==> flow/design.v <==
module clk_divider(
    input clk,
    input reset,
    output clk_d
);
    parameter 
		limit = 32'hbaa;  
	 reg [31:0] counter;
	 reg clk_buf;
	 assign clk_d = clk_buf;
    always @ (posedge clk) begin
      if (reset) begin
        counter = 32'h0;
        clk_buf <= 1'b0;
      end
      else begin
        counter = counter + 1;
        if(counter == (limit / 2) ) begin
            clk_buf <= !clk_buf;
            counter = 32'h0;
        end
      end
    end
endmodule
module sinewave_rom_do (
    input [4:0] address,
    output reg [3:0] data
);
    always @ (address) begin
        case (address)
            5'h0: data = 4'h8;
            5'h1: data = 4'h9;
            5'h2: data = 4'hA;
            5'h3: data = 4'hC;
            5'h4: data = 4'hD;
            5'h5: data = 4'hE;
            5'h6: data = 4'hE;
            5'h7: data = 4'hF;
            5'h8: data = 4'hF;
            5'h9: data = 4'hF;
            5'ha: data = 4'hE;
            5'hb: data = 4'hE;
            5'hc: data = 4'hD;
            5'hd: data = 4'hC;
            5'he: data = 4'hA;
            5'hf: data = 4'h9;
            5'h10: data = 4'h7;
            5'h11: data = 4'h6;
            5'h12: data = 4'h5;
            5'h13: data = 4'h3;
            5'h14: data = 4'h2;
            5'h15: data = 4'h1;
            5'h16: data = 4'h1;
            5'h17: data = 4'h0;
            5'h18: data = 4'h0;
            5'h19: data = 4'h0;
            5'h1a: data = 4'h1;
            5'h1b: data = 4'h1;
            5'h1c: data = 4'h2;
            5'h1d: data = 4'h3;
            5'h1e: data = 4'h5;
            5'h1f: data = 4'h6;
            default: data = 4'hX;
        endcase
    end
endmodule
`timescale 1ns / 1ps
module Paddle(
    input btn_left,
    input btn_right,
    input reset,
    input clk,
    input tick,
    output [9:0] pos
    );
	reg [9:0] position;
	assign pos = position;
	always @ (posedge clk) begin
		if(reset)begin
			position <= 10'd270;  
		end
		else if(tick) begin
		if(btn_left && position > 10)begin
			position <= position - 10;
		end
		else if (btn_right && position < 640 - 100 - 10)begin
			position <= position + 10;
		end
		end
	end
endmodule
`timescale 1ns / 1ps
module ball(
	input [9:0] paddle_x,
   	input reset,
   	input start,
   	input clk,
	input tick,
  	output [9:0] x_out,
   	output [9:0] y_out,
	output erase_enable,
	output [5:0] e_pos,
	output reg [2:0] play_sound1,
	output reg [1:0] active_data
   	);
	parameter
		SCREEN_W = 640,
		SCREEN_H = 480,
		BALL_SIZE = 7,
		BLOCK_SPACING_X = 10'd40,
		BLOCK_SPACING_Y = 10'd20,
		FIRST_ROW_Y = 10'd40,
		SECOND_ROW_Y = 10'd90,		
		THIRD_ROW_Y = 10'd140,
		FOURTH_ROW_Y = 10'd190,
		FIFTH_ROW_Y = 10'd240,
		BLOCK_WIDTH = 10'd80,
		BLOCK_HEIGHT = 10'd30;
	reg [9:0] ball_x;	
	reg [9:0] ball_y;
	reg signed [9:0] ball_dx;
	reg signed [9:0] ball_dy;
	reg [9:0] ball_x_q;
	reg [9:0] ball_y_q;
	reg erase_e_q;
	reg [5:0] erase_pos_q;
	reg [2:0] snd;
	reg [1:0] adata;
	assign x_out = ball_x_q;
	assign y_out = ball_y_q;
	reg erase_e;
	reg [5:0] erase_pos;
	reg [5:0] address;
	reg win;
	reg [1:0] active [24:0];
	reg [9:0] temp1;
	reg [9:0] temp2;
	reg [5:0] i;
	reg start_movement;
	assign e_pos = erase_pos_q;
	assign erase_enable = erase_e_q;
	always @ (posedge clk) begin
		ball_x = ball_x_q;
		ball_y = ball_y_q;
		erase_e = erase_e_q;
		erase_pos = erase_pos_q;
		snd = play_sound1;
		adata = active_data;
		if(reset)begin
			ball_x = 10'd270;
			ball_y = 10'd440 - BALL_SIZE;
			ball_dx = -10'd1;
			ball_dy = -10'd1;
			start_movement = 0;
			erase_e = 0;
			address = 6'd0;
			snd = 3'b000;
			for (i = 0; i < 20; i = i + 1) begin
				active[i] = 0;			
			end
		end
		else if(tick) begin
		erase_e = 0;
		if(start)
			start_movement = 1;
		if(!start_movement)begin
			ball_x = paddle_x + BALL_SIZE + 10'd40;
		end
		if(start_movement)begin
			if((ball_x) <= 0 || ball_x >= SCREEN_W - BALL_SIZE)  
			begin
				ball_dx = ball_dx * -1;
			end
			if(ball_y <= 1)  
			begin
				snd = 3'b001;
				ball_dy = ball_dy * -1;
			end
			if(ball_y > SCREEN_H - BALL_SIZE)  
			begin
				snd = 3'b100;
				ball_dy = 0;
			end	
			address = address + 10'd1;
			if(address >= 10'd10)
				address = 10'd0;
				if (address<5) begin
					temp1 = FIRST_ROW_Y;	
					temp2 = BLOCK_SPACING_X + (BLOCK_WIDTH + BLOCK_SPACING_X) *address;			
				end
				else if (address < 10) begin
					temp1 = SECOND_ROW_Y;
					temp2 = BLOCK_SPACING_X + (BLOCK_WIDTH + BLOCK_SPACING_X) *(address-5);
				end
				if(active[address] < 3) begin
					if(
						(ball_y >= temp1  && ball_y <= (temp1 + BLOCK_HEIGHT) )  && 
						(( (ball_x + BALL_SIZE) >= (temp2) && (ball_x - BALL_SIZE) <= temp2 ) 
							||	
							( (ball_x + BALL_SIZE) >= (temp2 + BLOCK_WIDTH) && (ball_x - BALL_SIZE) <= (temp2 + BLOCK_WIDTH) )
							)
					) begin
						erase_e = 1;
						erase_pos = address;
						ball_dx = ball_dx * -1;
						active[address] = active[address] + 1;
						snd = active[address];
						adata = active[address];
					end
					else if ( (ball_x >= temp2 && ball_x <= (temp2 + BLOCK_WIDTH)) && 
					(( (ball_y + BALL_SIZE) >= (temp1) && (ball_y - BALL_SIZE) <= temp1 ) || 
						( (ball_y + BALL_SIZE) >= (temp1 + BLOCK_HEIGHT) && (ball_y - BALL_SIZE) <= (temp1 + BLOCK_HEIGHT) )
					))
					begin
						erase_e = 1;
						erase_pos = address;
						ball_dy = ball_dy * -1;
						active[address] = active[address] + 1;
						snd = active[address];
						adata = active[address];
					end
				end
				if (address<5) begin
					temp1 = THIRD_ROW_Y;	
					temp2 = BLOCK_SPACING_X + (BLOCK_WIDTH + BLOCK_SPACING_X) *(address);			
				end
				else if (address < 10) begin
					temp1 = FOURTH_ROW_Y;
					temp2 = BLOCK_SPACING_X + (BLOCK_WIDTH + BLOCK_SPACING_X) *(address-5);
				end
				if(active[address + 10'd10] < 3) begin
					if(
						(ball_y >= temp1  && ball_y <= (temp1 + BLOCK_HEIGHT) )  && 
						(( (ball_x + BALL_SIZE) >= (temp2) && (ball_x - BALL_SIZE) <= temp2 ) 
							||	
							( (ball_x + BALL_SIZE) >= (temp2 + BLOCK_WIDTH) && (ball_x - BALL_SIZE) <= (temp2 + BLOCK_WIDTH) )
							)
					) begin
						erase_e = 1;
						erase_pos = address + 10'd10;
						ball_dx = ball_dx * -1;
						active[address + 10'd10] = active[address + 10'd10] + 1;
						snd = active[address + 10'd10];
						adata = active[address + 10'd10];
					end
					else if ( (ball_x >= temp2 && ball_x <= (temp2 + BLOCK_WIDTH)) && 
					(( (ball_y + BALL_SIZE) >= (temp1) && (ball_y - BALL_SIZE) <= temp1 ) || 
						( (ball_y + BALL_SIZE) >= (temp1 + BLOCK_HEIGHT) && (ball_y - BALL_SIZE) <= (temp1 + BLOCK_HEIGHT) )
					))
					begin
						erase_e = 1;
						erase_pos = address + 10'd10;
						ball_dy = ball_dy * -1;
						active[address + 10'd10] = active[address + 10'd10] + 1;
						snd = active[address + 10'd10];
						adata = active[address + 10'd10];
					end
				end
			win = 1;
			for (i = 0; i < 20; i = i + 1) begin
					if (active[i] < 3)
						win = 0;
			end
			if( ball_dy > 0 && (ball_x > paddle_x && ball_x < (paddle_x + 100)) && ( ( (ball_y + BALL_SIZE) >= 10'd439 && (ball_y - BALL_SIZE) < 10'd440) ) )  
			begin
				ball_dy = ball_dy * -1;
				snd = 3'b100;
				if ((ball_x < paddle_x + 25 || ball_x > paddle_x + 75) && (ball_dx == 1 || ball_dx == -1)) begin
					ball_dx = ball_dx * 2;
				end
				else if (ball_dx == 2) begin
					ball_dx = 1;
				end
				else if (ball_dx == -2) begin
					ball_dx = -1;
				end
			end
			if (win) begin
				ball_dx = 10'd0;
				ball_dy = 10'd0;
			end
			ball_x = ball_x + ball_dx;
			ball_y = ball_y + ball_dy;
		end
		end
		ball_x_q <= ball_x;
		ball_y_q <= ball_y;
		erase_e_q <= erase_e;
		erase_pos_q <= erase_pos;
		play_sound1 <= snd;
		active_data <= adata;
	end
endmodule
`timescale 1ns / 1ps
module VGA(
   input clk,
   output reg [5:0] RGB,
   output reg hsync,
   output reg vsync,
	output [9:0] hor_count,
	output [9:0] ver_count,
	input [2:0] rgb_in,
	input [9:0] paddle_pos,
	input [9:0] ball_x,
	input [9:0] ball_y,
	input reset,
	input active_write_enable,
	input [5:0] active_position,
	input [1:0] active_data
);
	parameter
		BALL_SIZE = 7,
		BLOCK_SPACING_X = 10'd40,
		BLOCK_WIDTH = 10'd80,
		BLOCK_HEIGHT = 10'd30,
		FIRST_ROW_Y = 10'd40,
		SECOND_ROW_Y = 10'd90,		
		THIRD_ROW_Y = 10'd140,
		FOURTH_ROW_Y = 10'd190,
		FIFTH_ROW_Y = 10'd240;
	reg [9:0] hcount;
	reg [9:0] vcount;
	assign hor_count = hcount;
	assign ver_count = vcount;
	reg [9:0] data_x [19:0];
	reg [9:0] data_y [19:0];
	reg [2:0] active [19:0];
	reg [4:0] i;
	reg [4:0] j;
	reg [5:0] block_colors [24:0];
	always @ (posedge clk) begin
		if(active_write_enable)
			active[active_position] <= active_data;
		if (reset) begin
			for (i = 0; i < 20; i = i + 1) begin
				if(i < 5) begin
					data_x[i] <= BLOCK_SPACING_X + (BLOCK_SPACING_X + BLOCK_WIDTH) * i;
					data_y[i] <= FIRST_ROW_Y;
					block_colors[i] <= 6'b001001;
					active[i] <= 0;
				end
				else if (i < 10) begin
					data_x[i] <= BLOCK_SPACING_X + ((BLOCK_SPACING_X + BLOCK_WIDTH) * (i-5));
					data_y[i] <= SECOND_ROW_Y;					
					block_colors[i] <= 6'b110101;
					active[i] <= 0;
				end
				else if (i < 15) begin
					data_x[i] <= BLOCK_SPACING_X + ((BLOCK_SPACING_X + BLOCK_WIDTH) * (i-10));
					data_y[i] <= THIRD_ROW_Y;					
					block_colors[i] <= 6'b011111;
					active[i] <= 0;
				end
				else if (i < 20) begin
					data_x[i] <= BLOCK_SPACING_X + ((BLOCK_SPACING_X + BLOCK_WIDTH) * (i-15));
					data_y[i] <= FOURTH_ROW_Y;					
					block_colors[i] <= 6'b100101;
					active[i] <= 0;
				end
				else if (i < 25) begin
					data_x[i] <= BLOCK_SPACING_X + ((BLOCK_SPACING_X + BLOCK_WIDTH) * (i-20));
					data_y[i] <= FIFTH_ROW_Y;					
					block_colors[i] <= 6'b000010;
					active[i] <= 0;
				end
			end
		end
	end
    always @ ( posedge clk)
    begin 
      if (reset) begin
        hcount = 0;
        vcount = 0;
        hsync = 1;
        vsync = 1;
        RGB = 6'b000;
      end
      else begin
      if (hcount == 799) begin
            hcount = 0;
            if (vcount == 524) begin
                vcount = 0;
				end
            else begin
                vcount = vcount + 1;
            end
			end
        else begin
            hcount = hcount + 1;
        end
        if (vcount >= 490 && vcount < 492) begin
            vsync = 0;
        end
        else begin
            vsync = 1;
        end
        if (hcount >= 656 && hcount < 752) begin
            hsync = 0;
        end
        else begin
            hsync = 1;
        end
        if (hcount < 640 && vcount < 480) begin
            RGB = 6'b000; 
        		if(vcount >= ball_y && vcount <= (ball_y + BALL_SIZE) 
        			&& hcount >= ball_x && hcount <= (ball_x + BALL_SIZE) )
        			RGB = 6'b111000; 
				if(vcount > 440 && vcount < 450 && 
					hcount > paddle_pos && hcount < paddle_pos + 100)begin 
					RGB = 6'b100001; 
				end
				else begin
				for (j = 0; j < 20; j = j + 1) begin
						if(active[j] != 2'b11 && (vcount >= data_y[j] && vcount <= (data_y[j] + BLOCK_HEIGHT)) 
							&& hcount >= data_x[j] && hcount <= (data_x[j] + BLOCK_WIDTH))
						begin
							RGB = block_colors[j] + active[j] + 6'b000001;
						end
				end
				end
        end
        else begin
            RGB = 6'b000;
        end
      end
    end
endmodule
`timescale 1ns / 1ps
module breakout(
		input clk,
		input reset_button,
		input start_button,
		input left_button,
		input right_button,
		input ball_tick,
		input paddle_tick,
		output [5:0] RGB,
		output hsync,
		output vsync,
		output [3:0] tono
    );
	wire [5:0] rgb;
	wire hs;
	wire vs;
	wire [9:0] hcount; 
	wire [9:0] vcount;
	wire [9:0] paddle_pos;
	wire [9:0] ball_x;
	wire [9:0] ball_y;
	wire erase_enable;
	wire [5:0] erase_pos;	
	Paddle pd(left_button, right_button, reset_button, clk, paddle_tick, paddle_pos);
	wire [2:0] data;
	wire [2:0] play_sound1;
	wire [1:0] active_data;
	ball bola(paddle_pos, reset_button, start_button, clk, ball_tick, ball_x, ball_y, erase_enable, erase_pos, play_sound1, active_data);
	assign data = 3'b000;
	VGA vga(clk, rgb, hs, vs, hcount, vcount, data, paddle_pos, ball_x, ball_y, reset_button, erase_enable, erase_pos, active_data);
	assign RGB = rgb;
	assign hsync = hs;
	assign vsync = vs;
	wire clk_out_do;
	wire clk_out_re;
	wire clk_out_mi;
	wire clk_out_sol;
	clk_divider #(.limit(32'hBAA)) clk_do (
			.clk(clk),
			.reset(reset_button),
			.clk_d(clk_out_do)
	);
	clk_divider #(.limit(32'hA64)) clk_re (
			.clk(clk),
			.reset(reset_button),
			.clk_d(clk_out_re)
	);
	clk_divider #(.limit(32'h941)) clk_mi (
			.clk(clk),
			.reset(reset_button),
			.clk_d(clk_out_mi)
	);
	clk_divider #(.limit(32'h7C9)) clk_sol ( 
			.clk(clk),
			.reset(reset_button),
			.clk_d(clk_out_sol)
	);
	reg [4:0] address_audio;
	reg temp;
	reg temp_prev;
	sinewave_rom_do rom_tono(address_audio, tono);
	always @(posedge clk) 
	begin
		if (reset_button)
			address_audio <= 5'd0;
		else if (temp && !temp_prev)
			address_audio <= address_audio + 1;
	end	
	always @ (posedge clk) begin
		if (reset_button) begin
			temp <= 0;
			temp_prev <= 0;
		end
		else begin
			temp_prev <= temp;
			case(play_sound1)
				3'b001: temp <= clk_out_do;
				3'b010: temp <= clk_out_re;
				3'b011: temp <= clk_out_mi;
				3'b100: temp <= clk_out_sol;
				default: temp <= 0;
			endcase
		end
	end
endmodule
# Tool chain data of breakout
# What the tools print for breakout, step after step.
# Line numbers count from 1 in the design file above.
# Operators: Yosys type, input widths -> output width; for muxes data width and select width s.
# Not given: -
dict set report inputs {
  design {breakout}
  clk_port {clk}
  cell_library {sky130hd}
  pvt_corner {tt_025C_1v80}
}

# Word-level counts
# Counts by Yosys on the flattened word-level netlist (proc, flatten, opt, wreduce). Print and check cells are left out.
# Yosys's memory passes give these memory sizes; they may raise the number of words (mostly to a power of two), join words into wider ones and drop unused or constant bits.
dict set report word_totals {
  regBits 306
  inputBits 7
  rom_bits 128
  mem_count 2
  ramBits 96
  output_inout_bits 12
}
# memory size word_bits line_no
set memory_table {}
lappend memory_table {{(name not given)} 32 4 30} ;# case (address)
lappend memory_table {vga.active 32 3 327} ;# reg [2:0] active [19:0];
dict set report classes {
  equal 82
  n_cmp 94
  mux 511
  n_mul 2
  reduce_logical 121
  n_addsub 85
  logic 2
}
# operator n
set op_table {}
lappend op_table {{$mux 10} 75}
lappend op_table {{$mux 2} 344}
lappend op_table {{$pmux 2 s25} 6}
lappend op_table {{$mux 6} 35}
lappend op_table {{$add 32x1->32 const B} 4}
lappend op_table {{$ge 32x10->1} 4}
lappend op_table {{$le 32x10->1} 4}
lappend op_table {{$ge 32x32->1} 4}
lappend op_table {{$le 32x32->1} 4}
lappend op_table {{$mul 4x32->7 const A} 1}
lappend op_table {{$add 6x1->6 const B} 21}
lappend op_table {{$logic_and 1x1->1} 97}
lappend op_table {{$lt 10x32->1} 3}
lappend op_table {{$eq 32x11->1 const B} 3}
lappend op_table {{$eq 5x5->1 const B} 18}
lappend op_table {{$eq 5x4->1 const B} 16}
lappend op_table {{$neg 10->10} 7}
lappend op_table {{$le 10x32->1} 2}
lappend op_table {{$ge 10x10->1} 6}
lappend op_table {{$ne 3x2->1 const B} 20}
lappend op_table {{$add 6x3->6 const A} 10}
lappend op_table {{$add 10x7->11 const B} 4}
lappend op_table {{$lt 2x2->1 const B} 22}
lappend op_table {{$le 10x10->1} 4}
lappend op_table {{$eq 5x3->1 const B} 8}
lappend op_table {{$mux 1} 37}
lappend op_table {{$add 10x3->11 const B} 3}
lappend op_table {{$add 10x5->11 const B} 3}
# Not listed: further kinds 61, cells in them 132.

# Logic depth
# Depth = most cells in a row (Yosys ltp): at word level without a register or memory, in the mapped netlist without a sequential cell, where the memories' decode and read muxes count.
dict set report logic_depth {
  depth_word 76
  abc_area 0
  depth_mapped 74
}

# Netlist
# Source: synth_stat.txt of the flow (Yosys; design flattened, memories mapped). It holds for the ABC_AREA given above (unset counts as 0); a run with the other value may have another netlist.
# Totals and module areas in this step are rounded.
dict set report synth_totals {
  n_buf 185
  seq_area_um2 7200
  mapped_area_um2 32800
  flip_flops 346
  cells 4290
}
# cell_type n
set by_type {}
lappend by_type {sky130_fd_sc_hd__dfxtp_1 319}
lappend by_type {sky130_fd_sc_hd__ha_1 387}
lappend by_type {sky130_fd_sc_hd__nor2_1 512}
lappend by_type {sky130_fd_sc_hd__xnor2_1 190}
lappend by_type {sky130_fd_sc_hd__nand2_1 421}
lappend by_type {sky130_fd_sc_hd__a21oi_1 308}
lappend by_type {sky130_fd_sc_hd__xor2_1 125}
lappend by_type {sky130_fd_sc_hd__nand3_1 188}
lappend by_type {sky130_fd_sc_hd__o21ai_0 187}
lappend by_type {sky130_fd_sc_hd__edfxtp_1 27}
lappend by_type {sky130_fd_sc_hd__inv_1 167}
lappend by_type {sky130_fd_sc_hd__nor3_1 125}
lappend by_type {sky130_fd_sc_hd__clkbuf_1 148}
lappend by_type {sky130_fd_sc_hd__o21a_1 59}
lappend by_type {sky130_fd_sc_hd__nand4_1 68}
lappend by_type {sky130_fd_sc_hd__a211oi_1 54}
lappend by_type {sky130_fd_sc_hd__o211ai_1 54}
lappend by_type {sky130_fd_sc_hd__a31oi_1 64}
# Not listed: further types 99, cells in them 887.
# The figures by module come from a second, unflattened synthesis with its own total; it is not the netlist above.
dict set report hier_totals {
  hier_cells 4635
  hier_area_um2 35600
}
# Each row is one instance without its submodules.
# module seq_area_um2 mod_area_um2 n_cells instances
set by_module {}
lappend by_module {ball 2820 19800 2653 1}
lappend by_module {VGA 1360 6390 855 1}
lappend by_module {{clk_divider #(limit=1993)} 661 2140 241 1}
lappend by_module {{clk_divider #(limit=2660)} 661 2140 262 1}
lappend by_module {{clk_divider #(limit=2986)} 661 1990 245 1}
lappend by_module {{clk_divider #(limit=2369)} 661 1910 238 1}
lappend by_module {Paddle 180 744 85 1}
lappend by_module {breakout 140 329 34 1}
lappend by_module {sinewave_rom_do 0.0 186 22 1}

# Timing after synthesis
# Path of least setup slack by OpenSTA after synthesis, without wires, with an ideal clock, recovery checks aside; 20% of the period is set as input and as output delay. Where synthesis merged equal registers, the netlist keeps one of their names.
dict set report synth_timing {
  kind {input to register}
  startpoint {in start_button}
  endpoint {reg bola.ball_x_q[9]}
  slack_ns 21.752
  required_time_ns 39.922
  path_buffers 7
  t_arrival_ns 18.171
  stages 55
  tclk_ns 40.0
  delay_ns 10.249
  setup_ns 0.078
  synth_period_reached_ns 18.248
}
# "delay_ns" is the arrival time less input delay plus setup time.
# "stages" counts driving pins, that of a launching flip-flop among them; a cell with two outputs on the path counts twice.
# "synth_period_reached_ns" is the clock period less the worst setup slack; recovery checks do not enter. This is arithmetic on one report: input and output delays are still those of the set period (20% each).
# Between the ends stands the longest chain of elaborated cells between them, by number of cells; it is not shown to be the way that was timed. Of several equally long chains one is given.
# A line is the first line of the expression or statement that the cell stems from. Yosys adds cells for indexed reads and writes and turns some case tables into memories.
dict set report synth_between {
  cell_sequence {sky130_fd_sc_hd__or2_2 sky130_fd_sc_hd__clkbuf_1 sky130_fd_sc_hd__clkbuf_1 sky130_fd_sc_hd__a21oi_1 sky130_fd_sc_hd__inv_1 sky130_fd_sc_hd__ha_1 sky130_fd_sc_hd__inv_1 sky130_fd_sc_hd__o21ai_0 sky130_fd_sc_hd__a21oi_1 sky130_fd_sc_hd__xor2_1 sky130_fd_sc_hd__ha_1 sky130_fd_sc_hd__a211oi_1 sky130_fd_sc_hd__a21oi_1 sky130_fd_sc_hd__o21a_1 sky130_fd_sc_hd__nor3_1 sky130_fd_sc_hd__a31oi_1 sky130_fd_sc_hd__nor3_1 sky130_fd_sc_hd__nor2_1 [... 19 more ...] sky130_fd_sc_hd__nand4_1 sky130_fd_sc_hd__or4b_4 sky130_fd_sc_hd__a211oi_4 sky130_fd_sc_hd__nor2_1 sky130_fd_sc_hd__nor2_1 sky130_fd_sc_hd__ha_1 sky130_fd_sc_hd__a21o_1 sky130_fd_sc_hd__a21o_1 sky130_fd_sc_hd__a21o_1 sky130_fd_sc_hd__a21oi_1 sky130_fd_sc_hd__nor2b_1 sky130_fd_sc_hd__o21a_1 sky130_fd_sc_hd__o21ai_0 sky130_fd_sc_hd__nand2b_1 sky130_fd_sc_hd__a21oi_1 sky130_fd_sc_hd__nor3_1 sky130_fd_sc_hd__mux2_2 sky130_fd_sc_hd__nor3_1}
  elab_chain_cells 76
  cells_between 566
  cone_classes {add/sub: 23; mul: 2; compare: 55; eq/ne: 52; mux: 405; reduce/logical: 29}
}
# item line_no
set synth_rtl {}
lappend synth_rtl {{from (decl)} 432} ;# input start_button,
lappend synth_rtl {{$mux 1} 164} ;# if(start)
lappend synth_rtl {{$mux 1} 162} ;# else if(tick) begin
lappend synth_rtl {{$mux 1} 149} ;# if(reset)begin
lappend synth_rtl {{$mux 6} 169} ;# if(start_movement)begin
lappend synth_rtl {{$mux 6} 162}
lappend synth_rtl {{$mux 6} 149}
lappend synth_rtl {{$sub 6x3->7} 193} ;# temp2 = BLOCK_SPACING_X + (BLOCK_WIDTH + BLOCK_SPACING_X) *(address-5);
lappend synth_rtl {{[... 62 more ...]} -}
lappend synth_rtl {{$mux 1} 149}
lappend synth_rtl {{$mux 10} 278} ;# if (win) begin
lappend synth_rtl {{$mux 10} 169}
lappend synth_rtl {{$mux 10} 162}
lappend synth_rtl {{$mux 10} 149}
lappend synth_rtl {{$add 10x10->10} 282} ;# ball_x = ball_x + ball_dx;
lappend synth_rtl {{$mux 10} 169}
lappend synth_rtl {{to (assign)} 286} ;# ball_x_q <= ball_x;
lappend synth_rtl {{to (decl)} 123} ;# reg [9:0] ball_x_q;

# Timing after layout
# From the final timing report of run 1: the path of least setup slack in the routed layout; clock arrival at registers is part of the times.
dict set report layout_timing {
  kind {register to register}
  startpoint {reg bola.address[0]}
  endpoint {reg bola.ball_x_q[9]}
  path_buffers 2
  required_time_ns 22.51
  slack_ns 2.89
  stages 68
  setup_ns 0.08
  tclk_ns 22.0
  t_arrival_ns 19.62
}
# Between the ends stands the longest chain of elaborated cells between them, by number of cells; it is not shown to be the way that was timed. Of several equally long chains one is given.
# A register here has more assigning lines than the two given.
dict set report layout_between {
  cell_sequence {sky130_fd_sc_hd__dfxtp_1 sky130_fd_sc_hd__ha_1 sky130_fd_sc_hd__or3_1 sky130_fd_sc_hd__a21oi_1 sky130_fd_sc_hd__o21ai_0 sky130_fd_sc_hd__clkinv_1 sky130_fd_sc_hd__ha_1 sky130_fd_sc_hd__nor4_1 sky130_fd_sc_hd__mux2i_1 sky130_fd_sc_hd__a2bb2oi_2 sky130_fd_sc_hd__xor2_1 sky130_fd_sc_hd__ha_1 sky130_fd_sc_hd__inv_1 sky130_fd_sc_hd__fa_1 sky130_fd_sc_hd__inv_1 sky130_fd_sc_hd__ha_1 sky130_fd_sc_hd__nor2_1 sky130_fd_sc_hd__a21oi_1 [... 32 more ...] sky130_fd_sc_hd__a311oi_1 sky130_fd_sc_hd__a41o_1 sky130_fd_sc_hd__nor4_1 sky130_fd_sc_hd__or2_2 sky130_fd_sc_hd__nor2_1 sky130_fd_sc_hd__ha_1 sky130_fd_sc_hd__a21o_1 sky130_fd_sc_hd__a21o_1 sky130_fd_sc_hd__a21o_1 sky130_fd_sc_hd__a21oi_1 sky130_fd_sc_hd__nor2b_1 sky130_fd_sc_hd__o21a_1 sky130_fd_sc_hd__o21ai_0 sky130_fd_sc_hd__nand2b_1 sky130_fd_sc_hd__a21oi_1 sky130_fd_sc_hd__nor3_1 sky130_fd_sc_hd__mux2_2 sky130_fd_sc_hd__nor3_1}
  elab_chain_cells 76
  cells_between 543
  cone_classes {add/sub: 20; mul: 2; compare: 50; eq/ne: 52; mux: 393; reduce/logical: 26}
}
# item line_no
set layout_rtl {}
lappend layout_rtl {{from (decl)} 133} ;# reg [5:0] address;
lappend layout_rtl {{from (assign)} 156} ;# address = 6'd0;
lappend layout_rtl {{from (assign)} 184} ;# address = address + 10'd1;
lappend layout_rtl {{$add 6x1->6} 184}
lappend layout_rtl {{$ge 6x4->1} 185} ;# if(address >= 10'd10)
lappend layout_rtl {{$mux 6} 185}
lappend layout_rtl {{$mux 6} 169} ;# if(start_movement)begin
lappend layout_rtl {{$mux 6} 162} ;# else if(tick) begin
lappend layout_rtl {{$mux 6} 149} ;# if(reset)begin
lappend layout_rtl {{$sub 6x3->7} 193} ;# temp2 = BLOCK_SPACING_X + (BLOCK_WIDTH + BLOCK_SPACING_X) *(address-5);
lappend layout_rtl {{[... 62 more ...]} -}
lappend layout_rtl {{$mux 1} 149}
lappend layout_rtl {{$mux 10} 278} ;# if (win) begin
lappend layout_rtl {{$mux 10} 169}
lappend layout_rtl {{$mux 10} 162}
lappend layout_rtl {{$mux 10} 149}
lappend layout_rtl {{$add 10x10->10} 282} ;# ball_x = ball_x + ball_dx;
lappend layout_rtl {{$mux 10} 169}
lappend layout_rtl {{to (assign)} 286} ;# ball_x_q <= ball_x;
lappend layout_rtl {{to (decl)} 123} ;# reg [9:0] ball_x_q;

# 3 stored runs of breakout in the flow (synthesis by Yosys, layout by OpenROAD, sky130hd cells), in arbitrary order. Constraints: input delay and output delay 20% of the set period each, output load 0.01 pF.
# By "achieved_clock_period_ns" is meant the clock period of the run minus its worst setup slack. This is arithmetic on one report: input and output delays are still those of the set period (20% each).
# "worst_path_ns" means the part of the period allowed to the worst setup path (the constraints hold back 20% at inputs and 20% at outputs) less its slack; where the path has registers, the arrival times of their clocks count too.
# "totalPower_w" rests on the timing tool's default activity at the inputs, not on a simulated workload.
# Results are given in rounded form.
run="run 1" settings CORE_UTILIZATION=50 period_ns=22.0 CAP_MARGIN=20 CORE_MARGIN=2 SLEW_MARGIN=20
run="run 1" results totalPower_w=0.00396 achieved_clock_period_ns=19.106 synth_area_um2=32800 die_footprint_um2=67600 final_cell_area_um2=35200 util_frac=0.546 worst_path_ns=19.11 worst_path_kind="register to register" timing.setup.ws_ns=2.89
run="run 2" settings CELL_PAD_IN_SITES_DETAIL_PLACEMENT=1 CELL_PAD_IN_SITES_GLOBAL_PLACEMENT=0 CORE_ASPECT_RATIO=0.97 CORE_MARGIN=2 CORE_UTILIZATION=43 CTS_CLUSTER_DIAMETER=37 GPL_ROUTABILITY_DRIVEN=0 GPL_TIMING_DRIVEN=0 HOLD_SLACK_MARGIN=0.08 MIN_ROUTING_LAYER="met2" PLACE_DENSITY_LB_ADDON=0.19 TNS_END_PERCENT=70 period_ns=12.4 CAP_MARGIN=20 SLEW_MARGIN=20
run="run 2" outcome="incomplete, routing halted on GRT-0116"
run="run 3" settings CELL_PAD_IN_SITES_DETAIL_PLACEMENT=1 CELL_PAD_IN_SITES_GLOBAL_PLACEMENT=0 CORE_ASPECT_RATIO=0.97 CORE_MARGIN=9 CORE_UTILIZATION=43 CTS_CLUSTER_DIAMETER=37 GPL_ROUTABILITY_DRIVEN=0 HOLD_SLACK_MARGIN=0.15 PLACE_DENSITY_LB_ADDON=0.22 TNS_END_PERCENT=25 period_ns=12.4 CAP_MARGIN=20 SLEW_MARGIN=20
run="run 3" results totalPower_w=0.0106 achieved_clock_period_ns=14.685 synth_area_um2=32800 die_footprint_um2=86400 final_cell_area_um2=41000 util_frac=0.544 worst_path_ns=14.68 worst_path_kind="register to register" timing.setup.ws_ns=-2.28
